==> flow/design.v <==
`timescale 1ns / 1ps
module compression(
    input [31:0] Ki, Wi,
    input [31:0] ain, bin, cin, din, ein, fin, gin, hin,
    output [31:0] aout, bout, cout, dout, eout, fout, gout, hout
    );
    wire [31:0] S0, S1, T1, T2, Ch_efg, Maj_abc;
    assign S0 = ({ain[1:0],ain[31:2]}) ^ ({ain[12:0],ain[31:13]}) ^ ({ain[21:0],ain[31:22]});
    assign S1 = ({ein[5:0],ein[31:6]}) ^ ({ein[10:0],ein[31:11]}) ^ ({ein[24:0],ein[31:25]});
    assign Maj_abc = (ain & bin) ^ (ain & cin) ^ (bin & cin);
    assign Ch_efg = (ein & fin) ^ (~ein & gin);
    assign T1 = hin + S1 + Ch_efg + Ki + Wi;
    assign T2 = S0 + Maj_abc;
    assign aout = T1 + T2;
    assign bout = ain;
    assign cout = bin;
    assign dout = cin;
    assign eout = din + T1;
    assign fout = ein;
    assign gout = fin;
    assign hout = gin;
endmodule
`timescale 1ns / 1ps
module sigma0(
    input [31:0] X,
    output [31:0] Y
    );
    assign Y = {X[6:0], X[31:7]} ^ {X[17:0], X[31:18]} ^ {3'b000, X[31:3]};
endmodule
module sigma1(
    input [31:0] X,
    output [31:0] Y
    );
    assign Y = {X[16:0], X[31:17]} ^ {X[18:0], X[31:19]} ^ {10'b0000000000, X[31:10]};
endmodule
module expander(
    input [31:0] Wm16, Wm15, Wm7, Wm2,
    output [31:0] Wnext
    );
    wire [31:0] sigmaL0Out, sigmaL1Out;
    sigma0 s0(.X(Wm15), .Y(sigmaL0Out));
    sigma1 s1(.X(Wm2), .Y(sigmaL1Out));
    assign Wnext = sigmaL1Out + Wm7 + sigmaL0Out + Wm16;
endmodule
`timescale 1ns / 1ps
module sha256_core(
    input clk, rst_n,
    input start,                
    input init,                 
    input [511:0] block,        
    output reg ready,
    output reg done,
    output [255:0] hash
    );
    localparam
        H01 = 32'h6A09E667,
        H02 = 32'hBB67AE85,
        H03 = 32'h3C6EF372,
        H04 = 32'hA54FF53A,
        H05 = 32'h510E527F,
        H06 = 32'h9B05688C,
        H07 = 32'h1F83D9AB,
        H08 = 32'h5BE0CD19;
    reg [31:0] H0, H1, H2, H3, H4, H5, H6, H7;
    reg [31:0] a, b, c, d, e, f, g, h;
    reg [31:0] W [0:15];
    reg [6:0] counter;
    reg busy;
    reg [31:0] Ki;
    always @(*)
        begin
            case(counter[5:0])
            6'd0:  Ki = 32'h428a2f98; 6'd1:  Ki = 32'h71374491; 6'd2:  Ki = 32'hb5c0fbcf; 6'd3:  Ki = 32'he9b5dba5;
            6'd4:  Ki = 32'h3956c25b; 6'd5:  Ki = 32'h59f111f1; 6'd6:  Ki = 32'h923f82a4; 6'd7:  Ki = 32'hab1c5ed5;
            6'd8:  Ki = 32'hd807aa98; 6'd9:  Ki = 32'h12835b01; 6'd10: Ki = 32'h243185be; 6'd11: Ki = 32'h550c7dc3;
            6'd12: Ki = 32'h72be5d74; 6'd13: Ki = 32'h80deb1fe; 6'd14: Ki = 32'h9bdc06a7; 6'd15: Ki = 32'hc19bf174;
            6'd16: Ki = 32'he49b69c1; 6'd17: Ki = 32'hefbe4786; 6'd18: Ki = 32'h0fc19dc6; 6'd19: Ki = 32'h240ca1cc;
            6'd20: Ki = 32'h2de92c6f; 6'd21: Ki = 32'h4a7484aa; 6'd22: Ki = 32'h5cb0a9dc; 6'd23: Ki = 32'h76f988da;
            6'd24: Ki = 32'h983e5152; 6'd25: Ki = 32'ha831c66d; 6'd26: Ki = 32'hb00327c8; 6'd27: Ki = 32'hbf597fc7;
            6'd28: Ki = 32'hc6e00bf3; 6'd29: Ki = 32'hd5a79147; 6'd30: Ki = 32'h06ca6351; 6'd31: Ki = 32'h14292967;
            6'd32: Ki = 32'h27b70a85; 6'd33: Ki = 32'h2e1b2138; 6'd34: Ki = 32'h4d2c6dfc; 6'd35: Ki = 32'h53380d13;
            6'd36: Ki = 32'h650a7354; 6'd37: Ki = 32'h766a0abb; 6'd38: Ki = 32'h81c2c92e; 6'd39: Ki = 32'h92722c85;
            6'd40: Ki = 32'ha2bfe8a1; 6'd41: Ki = 32'ha81a664b; 6'd42: Ki = 32'hc24b8b70; 6'd43: Ki = 32'hc76c51a3;
            6'd44: Ki = 32'hd192e819; 6'd45: Ki = 32'hd6990624; 6'd46: Ki = 32'hf40e3585; 6'd47: Ki = 32'h106aa070;
            6'd48: Ki = 32'h19a4c116; 6'd49: Ki = 32'h1e376c08; 6'd50: Ki = 32'h2748774c; 6'd51: Ki = 32'h34b0bcb5;
            6'd52: Ki = 32'h391c0cb3; 6'd53: Ki = 32'h4ed8aa4a; 6'd54: Ki = 32'h5b9cca4f; 6'd55: Ki = 32'h682e6ff3;
            6'd56: Ki = 32'h748f82ee; 6'd57: Ki = 32'h78a5636f; 6'd58: Ki = 32'h84c87814; 6'd59: Ki = 32'h8cc70208;
            6'd60: Ki = 32'h90befffa; 6'd61: Ki = 32'ha4506ceb; 6'd62: Ki = 32'hbef9a3f7; default: Ki = 32'hc67178f2;
            endcase
        end
    wire [31:0] an, bn, cn, dn, en, fn, gn, hn;
    wire [31:0] Wnext;
    compression u_compression(
        .Ki(Ki), .Wi(W[0]),
        .ain(a), .bin(b), .cin(c), .din(d), .ein(e), .fin(f), .gin(g), .hin(h),
        .aout(an), .bout(bn), .cout(cn), .dout(dn), .eout(en), .fout(fn), .gout(gn), .hout(hn)
        );
    expander u_expander(
        .Wm16(W[0]), .Wm15(W[1]), .Wm7(W[9]), .Wm2(W[14]),
        .Wnext(Wnext)
        );
    assign hash = {H0, H1, H2, H3, H4, H5, H6, H7};
    integer i;
    always @(posedge clk)
        begin
            if (~rst_n)
                begin
                    H0 <= H01; H1 <= H02; H2 <= H03; H3 <= H04;
                    H4 <= H05; H5 <= H06; H6 <= H07; H7 <= H08;
                    counter <= 0;
                    busy <= 0;
                    ready <= 1;
                    done <= 0;
                end
            else
                begin
                    done <= 0;
                    if (ready && start)
                        begin
                            if (init)
                                begin
                                    H0 <= H01; H1 <= H02; H2 <= H03; H3 <= H04;
                                    H4 <= H05; H5 <= H06; H6 <= H07; H7 <= H08;
                                    a <= H01; b <= H02; c <= H03; d <= H04;
                                    e <= H05; f <= H06; g <= H07; h <= H08;
                                end
                            else
                                begin
                                    a <= H0; b <= H1; c <= H2; d <= H3;
                                    e <= H4; f <= H5; g <= H6; h <= H7;
                                end
                            for (i = 0; i < 16; i = i + 1)
                                W[i] <= block[511-32*i -: 32];
                            counter <= 0;
                            busy <= 1;
                            ready <= 0;
                        end
                    else if (busy)
                        begin
                            if (counter == 64)
                                begin
                                    H0 <= H0 + a; H1 <= H1 + b; H2 <= H2 + c; H3 <= H3 + d;
                                    H4 <= H4 + e; H5 <= H5 + f; H6 <= H6 + g; H7 <= H7 + h;
                                    busy <= 0;
                                    ready <= 1;
                                    done <= 1;
                                end
                            else
                                begin
                                    a <= an; b <= bn; c <= cn; d <= dn;
                                    e <= en; f <= fn; g <= gn; h <= hn;
                                    for (i = 0; i < 15; i = i + 1)
                                        W[i] <= W[i+1];
                                    W[15] <= Wnext;
                                    counter <= counter + 1;
                                end
                        end
                end
        end
endmodule
Subject: tool reports on sha256_core

Hi,

---- Tool chain data of sha256_core ----
Tool output for the design above before and after an edit, in the order of the flow.
Lines under "unedited" count in the file above, lines under "edited" in the edited file.
"difference" is "edited" less "unedited", of the values as shown.
Operators: Yosys type, input widths -> output width; for muxes data width and select width s.
A cell with -- has no value.
inputs
  top ..................................... sha256_core
  clock ................................... clk
  library ................................. sky130hd
  corner .................................. tt_025C_1v80

---- Diff ----
Unified diff, file above to edited file.
This change comes from a script, not from a designer. The edited design behaves differently; no optimisation was intended.
begin of diff
@@ -136,5 +136,5 @@
                             ready <= 0;
                         end
-                    else if (busy)
+                    else 
                         begin
                             if (counter == 64)
end of diff

---- After elaboration ----
Yosys after proc, flatten, opt, wreduce and memory -nomap, before mapping. Print and check cells are not counted. Equal cells are merged and count once.
Memory sizes are those after Yosys's memory passes, which may raise the word count (mostly to a power of two), join words into wider ones and drop unused or constant bits.
bit counts
  item                             unedited  edited  difference
  register bits                    1,034     1,033   -1
  latch bits                       0         0       0
  memory bits (writable)           0         0       0
  ROM bits                         2,048     2,048   0
  word width x clocked read ports  32        32      0
  memories kept                    1         1       0
  output and inout port bits       258       258     0
  elaborated cells                 199       156     -43
memory list
  item                                     unedited     edited
  words x width with read and write ports  64x32 r1 w0  64x32 r1 w0
cells by class
  item                              unedited  edited  difference
  add/subtract/negate cells         19        19      0
  multiply operators                0         0       0
  div/mod/pow operators             0         0       0
  order comparisons                 0         0       0
  equal/unequal tests               2         2       0
  shifts and indexed selects        0         0       0
  multiplexer cells                 113       77      -36
  bitwise operators                 20        18      -2
  reductions and logical operators  8         4       -4
operators by type and width
  kind               unedited  edited  difference
  $mux 32            104       72      -32
  $mux 1             7         3       -4
  $not 1->1          3         1       -2
  $reduce_and 2->1   2         1       -1
  $reduce_bool 2->1  2         1       -1
  $reduce_and 3->1   1         0       -1
  $reduce_or 3->1    1         0       -1
Unchanged operator kinds not shown: 12.

---- Depth ----
Depth = most cells in a row (Yosys ltp): at word level without a register or memory, in the mapped netlist without a sequential cell, where the memories' decode and read muxes count.
logic depth
  item                          unedited  edited  difference
  depth after elaboration       10        9       -1
  ABC_AREA                      0         0       --
  depth in mapped cells         32        35      +3
  depth with buffers taken out  31        33      +2

---- After synthesis ----
Source: synth_stat.txt of the flow (Yosys; design flattened, memories mapped). It holds for the ABC_AREA given above (unset counts as 0); a run with the other value may have another netlist.
cells by type
  cell type                  unedited  edited  difference
  sky130_fd_sc_hd__a21oi_1   496       410     -86
  sky130_fd_sc_hd__and2_1    21        72      +51
  sky130_fd_sc_hd__o21ai_0   589       633     +44
  sky130_fd_sc_hd__nand2_1   2,107     2,070   -37
  sky130_fd_sc_hd__nand2b_1  44        77      +33
  sky130_fd_sc_hd__xor2_1    198       230     +32
  sky130_fd_sc_hd__xnor2_1   362       334     -28
  sky130_fd_sc_hd__or3_1     43        16      -27
  sky130_fd_sc_hd__a21boi_0  13        35      +22
  sky130_fd_sc_hd__a21o_1    194       175     -19
  sky130_fd_sc_hd__o31ai_1   22        40      +18
  sky130_fd_sc_hd__buf_1     13        31      +18
  sky130_fd_sc_hd__inv_1     524       507     -17
  sky130_fd_sc_hd__o211ai_1  50        33      -17
  sky130_fd_sc_hd__clkbuf_1  415       402     -13
  sky130_fd_sc_hd__nor2_1    374       362     -12
  sky130_fd_sc_hd__and3_1    31        43      +12
  sky130_fd_sc_hd__o21ai_1   9         19      +10
Unchanged cell types not shown: 16.
The list need not be complete.
mapped netlist
  item                     unedited  edited    difference
  cells in the netlist     8,226     8,201     -25
  chip area (Yosys) (µm²)  71,496.1  71,568.6  +72.5
  sequential area (µm²)    29,027.8  29,007.8  -20.0
  flip-flops               1,066     1,065     -1
  buffers                  441       442       +1
The figures by module come from a second, unflattened synthesis with its own total; it is not the netlist above.
second synthesis, totals
  item                                     unedited  edited    difference
  cell total of the unflattened synthesis  8,433     7,213     -1,220
  area (unflattened synthesis) (µm²)       74,022.2  73,017.5  -1,004.7
Each row is one instance without its submodules.
by module, unedited
  module       instances  cells  area (µm²)
  sha256_core  1          6,648  58,478.6
  compression  1          1,258  10,633.9
  expander     1          463    3,568.4
  sigma0       1          32     730.7
  sigma1       1          32     610.6
by module, edited
  module       instances  cells  area (µm²)
  sha256_core  1          5,428  57,473.9
  compression  1          1,258  10,633.9
  expander     1          463    3,568.4
  sigma0       1          32     730.7
  sigma1       1          32     610.6

---- Worst setup path after synthesis ----
Path of least setup slack by OpenSTA after synthesis, without wires, with an ideal clock, recovery checks aside; 20% of the period is set as input and as output delay. Where synthesis merged equal registers, the netlist keeps one of their names.
path post-synthesis
  item                                 unedited          edited            difference
  kind                                 input-to-reg      input-to-reg      --
  from                                 input port rst_n  input port start  --
  to                                   register W[0][0]  register H0[30]   --
  clock period (ps)                    8,000             8,000             0
  time at the first pin (ps)           1,600             1,600             0
  arrival (ps)                         38,719            23,368            -15,351
  path slack (ps)                      -32,880           -15,517           +17,363
  path delay (ps)                      39,281            21,917            -17,364
  driving pins on the path             3                 8                 +5
  period reached after synthesis (ps)  40,880            23,517            -17,363
"path delay" is the arrival time less input delay plus setup time.
"driving pins on the path" counts driving pins, that of a launching flip-flop among them; a cell with two outputs on the path counts twice.
"period reached after synthesis" = period - worst setup slack (recovery checks aside). The figure is calculated, with input and output delays left at 20% of the set period.
Between the ends stands the longest chain of elaborated cells between them, by number of cells; it is not shown to be the way that was timed. Of several equally long chains one is given.
A line is the first line of the expression or statement that the cell stems from. Yosys adds cells for indexed reads and writes and turns some case tables into memories.
A register here has more assigning lines than the two given.
on the way, post-synthesis, unedited
  path through ............................ sky130_fd_sc_hd__clkinv_1 sky130_fd_sc_hd__clkbuf_1 sky130_fd_sc_hd__a21oi_1
  length of the longest elaborated chain .. 1
  elaborated cells on any way between the ends .. 1
  RTL lines with such cells ............... 0
  those cells by class .................... reduce/logical: 1
RTL lines, path post-synthesis, unedited
  item                RTL line  source
  start: declaration  47        input clk, rst_n,
  $reduce_and 3->1    --
  end: assignment     133       W[i] <= block[511-32*i -: 32];
  end: assignment     153       W[i] <= W[i+1];
  end: declaration    66        reg [31:0] W [0:15];
on the way, post-synthesis, edited
  path through ............................ sky130_fd_sc_hd__nand2_1 sky130_fd_sc_hd__clkbuf_1 sky130_fd_sc_hd__nand2_1 sky130_fd_sc_hd__clkbuf_1 sky130_fd_sc_hd__and2_1 sky130_fd_sc_hd__nand2_1 sky130_fd_sc_hd__o22ai_1 sky130_fd_sc_hd__nor3_1
  length of the longest elaborated chain .. 2
  elaborated cells on any way between the ends .. 3
  RTL lines with such cells ............... 1
  those cells by class .................... mux: 1; reduce/logical: 2
RTL lines, path post-synthesis, edited
  item                RTL line  source
  start: declaration  48        input start,
  $logic_and 1x1->1   118       if (ready && start)
  $mux 32             118
  end: assignment     122       H0 <= H01; H1 <= H02; H2 <= H03; H3 <= H04;
  end: assignment     142       H0 <= H0 + a; H1 <= H1 + b; H2 <= H2 + c; H3 <= H3 + d;
  end: declaration    64        reg [31:0] H0, H1, H2, H3, H4, H5, H6, H7;

---- Timing after layout ----
Path of least setup slack in the final report of the runs of pair 1 (OpenROAD, finished layout, wires in). Where an end is a register, its clock arrival counts in the times.
The report prints the path's times to 10 ps; the period is as set.
path after layout
  item                        unedited        edited          difference
  kind                        reg-to-reg      reg-to-reg      --
  from                        register e[2]   register e[2]   --
  to                          register a[25]  register a[20]  --
  clock period (ps)           7,700           7,700           0
  time at the first pin (ps)  820             800             -20
  arrival (ps)                7,940           8,020           +80
  path slack (ps)             300             230             -70
  driving pins on the path    32              34              +2
Between the ends stands the longest chain of elaborated cells between them, by number of cells; it is not shown to be the way that was timed. Of several equally long chains one is given.
A register here has more assigning lines than the two given.
on the way, after layout, unedited
  path through ............................ sky130_fd_sc_hd__edfxtp_1 sky130_fd_sc_hd__mux2i_2 sky130_fd_sc_hd__fa_1 sky130_fd_sc_hd__inv_1 sky130_fd_sc_hd__fa_1 sky130_fd_sc_hd__inv_1 sky130_fd_sc_hd__fa_1 sky130_fd_sc_hd__inv_1 sky130_fd_sc_hd__ha_1 sky130_fd_sc_hd__a21o_1 sky130_fd_sc_hd__a21oi_1 sky130_fd_sc_hd__o21a_1 sky130_fd_sc_hd__o21ai_0 sky130_fd_sc_hd__nor2b_1 sky130_fd_sc_hd__nor2_1 sky130_fd_sc_hd__xnor2_1 sky130_fd_sc_hd__inv_1 sky130_fd_sc_hd__fa_1 sky130_fd_sc_hd__inv_1 sky130_fd_sc_hd__ha_1 sky130_fd_sc_hd__a21oi_1 sky130_fd_sc_hd__and2_0 sky130_fd_sc_hd__a32o_1 sky130_fd_sc_hd__o211ai_1 sky130_fd_sc_hd__buf_4 sky130_fd_sc_hd__a31oi_2 sky130_fd_sc_hd__o21ai_0 sky130_fd_sc_hd__buf_4 sky130_fd_sc_hd__a21o_1 sky130_fd_sc_hd__a21oi_1 sky130_fd_sc_hd__xor2_1 sky130_fd_sc_hd__o21ai_0
  length of the longest elaborated chain .. 10
  elaborated cells on any way between the ends .. 14
  RTL lines with such cells ............... 7
  those cells by class .................... add/sub: 5; mux: 3; logic: 6
RTL lines, path after layout, unedited
  item                         RTL line  source
  start: declaration           65        reg [31:0] a, b, c, d, e, f, g, h;
  start: assignment            125       e <= H05; f <= H06; g <= H07; h <= H08;
  start: assignment            151       e <= en; f <= fn; g <= gn; h <= hn;
  $xor 32x32->32 (2 in a row)  9         assign S1 = ({ein[5:0],ein[31:6]}) ^ ({ein[10:0],ein[31:11]}) ^ ({ein[24:0],ein[31:25]});
  $add 32x32->32 (4 in a row)  12        assign T1 = hin + S1 + Ch_efg + Ki + Wi;
  $add 32x32->32               14        assign aout = T1 + T2;
  $mux 32                      140       if (counter == 64)
  $mux 32                      138       else if (busy)
  $mux 32                      118       if (ready && start)
  end: assignment              124       a <= H01; b <= H02; c <= H03; d <= H04;
  end: assignment              150       a <= an; b <= bn; c <= cn; d <= dn;
  end: declaration             65
on the way, after layout, edited
  path through ............................ sky130_fd_sc_hd__edfxtp_1 sky130_fd_sc_hd__mux2i_1 sky130_fd_sc_hd__buf_4 sky130_fd_sc_hd__fa_1 sky130_fd_sc_hd__inv_1 sky130_fd_sc_hd__fa_1 sky130_fd_sc_hd__inv_1 sky130_fd_sc_hd__fa_1 sky130_fd_sc_hd__inv_1 sky130_fd_sc_hd__ha_1 sky130_fd_sc_hd__a21o_1 sky130_fd_sc_hd__a21oi_2 sky130_fd_sc_hd__nor2b_1 sky130_fd_sc_hd__o21a_2 sky130_fd_sc_hd__nor2_4 sky130_fd_sc_hd__o21bai_1 sky130_fd_sc_hd__a21oi_2 sky130_fd_sc_hd__o21ai_0 sky130_fd_sc_hd__and2_1 sky130_fd_sc_hd__o41ai_2 sky130_fd_sc_hd__buf_4 sky130_fd_sc_hd__xor2_1 sky130_fd_sc_hd__buf_4 sky130_fd_sc_hd__fa_1 sky130_fd_sc_hd__inv_1 sky130_fd_sc_hd__ha_1 sky130_fd_sc_hd__buf_4 sky130_fd_sc_hd__and3_1 sky130_fd_sc_hd__a31o_2 sky130_fd_sc_hd__a21o_1 sky130_fd_sc_hd__a21o_1 sky130_fd_sc_hd__a221o_1 sky130_fd_sc_hd__xnor2_1 sky130_fd_sc_hd__o21ai_0
  length of the longest elaborated chain .. 9
  elaborated cells on any way between the ends .. 12
  RTL lines with such cells ............... 6
  those cells by class .................... add/sub: 5; mux: 2; logic: 5
RTL lines, path after layout, edited
  item                         RTL line  source
  start: declaration           65        reg [31:0] a, b, c, d, e, f, g, h;
  start: assignment            125       e <= H05; f <= H06; g <= H07; h <= H08;
  start: assignment            151       e <= en; f <= fn; g <= gn; h <= hn;
  $not 32->32                  11        assign Ch_efg = (ein & fin) ^ (~ein & gin);
  $and 32x32->32               11
  $xor 32x32->32               11
  $add 32x32->32 (3 in a row)  12        assign T1 = hin + S1 + Ch_efg + Ki + Wi;
  $add 32x32->32               14        assign aout = T1 + T2;
  $mux 32                      140       if (counter == 64)
  $mux 32                      118       if (ready && start)
  end: assignment              124       a <= H01; b <= H02; c <= H03; d <= H04;
  end: assignment              150       a <= an; b <= bn; c <= cn; d <= dn;
  end: declaration             65

---- Layout results ----
Runs of the flow (Yosys, OpenROAD) on both versions; the two runs of a pair have the same settings. The constraints put input and output delay at 20% of the set period each and load the outputs with 0.01 pF.
flow settings, pair 1
  CORE_UTILIZATION ........................ 40
  PLACE_DENSITY ........................... 0.6
  period_ns ............................... 7.7
  CAP_MARGIN .............................. 20
  CORE_MARGIN ............................. 2
  SLEW_MARGIN ............................. 20
measured results, pair 1
  item                                                     unedited   edited     difference
  mapped cell area after synthesis (µm²)                   71,496.1   71,568.6   +72.5
  die footprint (µm²)                                      182,137.0  182,320.0  +183.0
  area of the standard cells in the finished layout (µm²)  86,324.0   86,579.3   +255.3
  utilization in the final report (%)                      48.5       48.6       +0.1
  setup slack of the worst path (ps)                       298        227        -71
  sum of negative setup slack (ps)                         0          0          0
  worst hold slack in the final report (ps)                501        498        -3
flow settings, pair 2
  ABC_AREA ................................ 0
  CAP_MARGIN .............................. 10
  CELL_PAD_IN_SITES_DETAIL_PLACEMENT ...... 1
  CORE_UTILIZATION ........................ 27
  PLACE_DENSITY_LB_ADDON .................. 0.05
  SETUP_SLACK_MARGIN ...................... 1.08
  SLEW_MARGIN ............................. 15
  period_ns ............................... 5.79
  CORE_MARGIN ............................. 2
measured results, pair 2
  item                                                     unedited   edited     difference
  mapped cell area after synthesis (µm²)                   71,496.1   71,568.6   +72.5
  die footprint (µm²)                                      268,930.0  269,205.0  +275.0
  area of the standard cells in the finished layout (µm²)  95,898.2   95,641.7   -256.5
  utilization in the final report (%)                      36.5       36.2       -0.3
  setup slack of the worst path (ps)                       -1,239     -1,457     -218
  sum of negative setup slack (ps)                         -32,156    -46,610    -14,454
  worst hold slack in the final report (ps)                466        469        +3

Regards
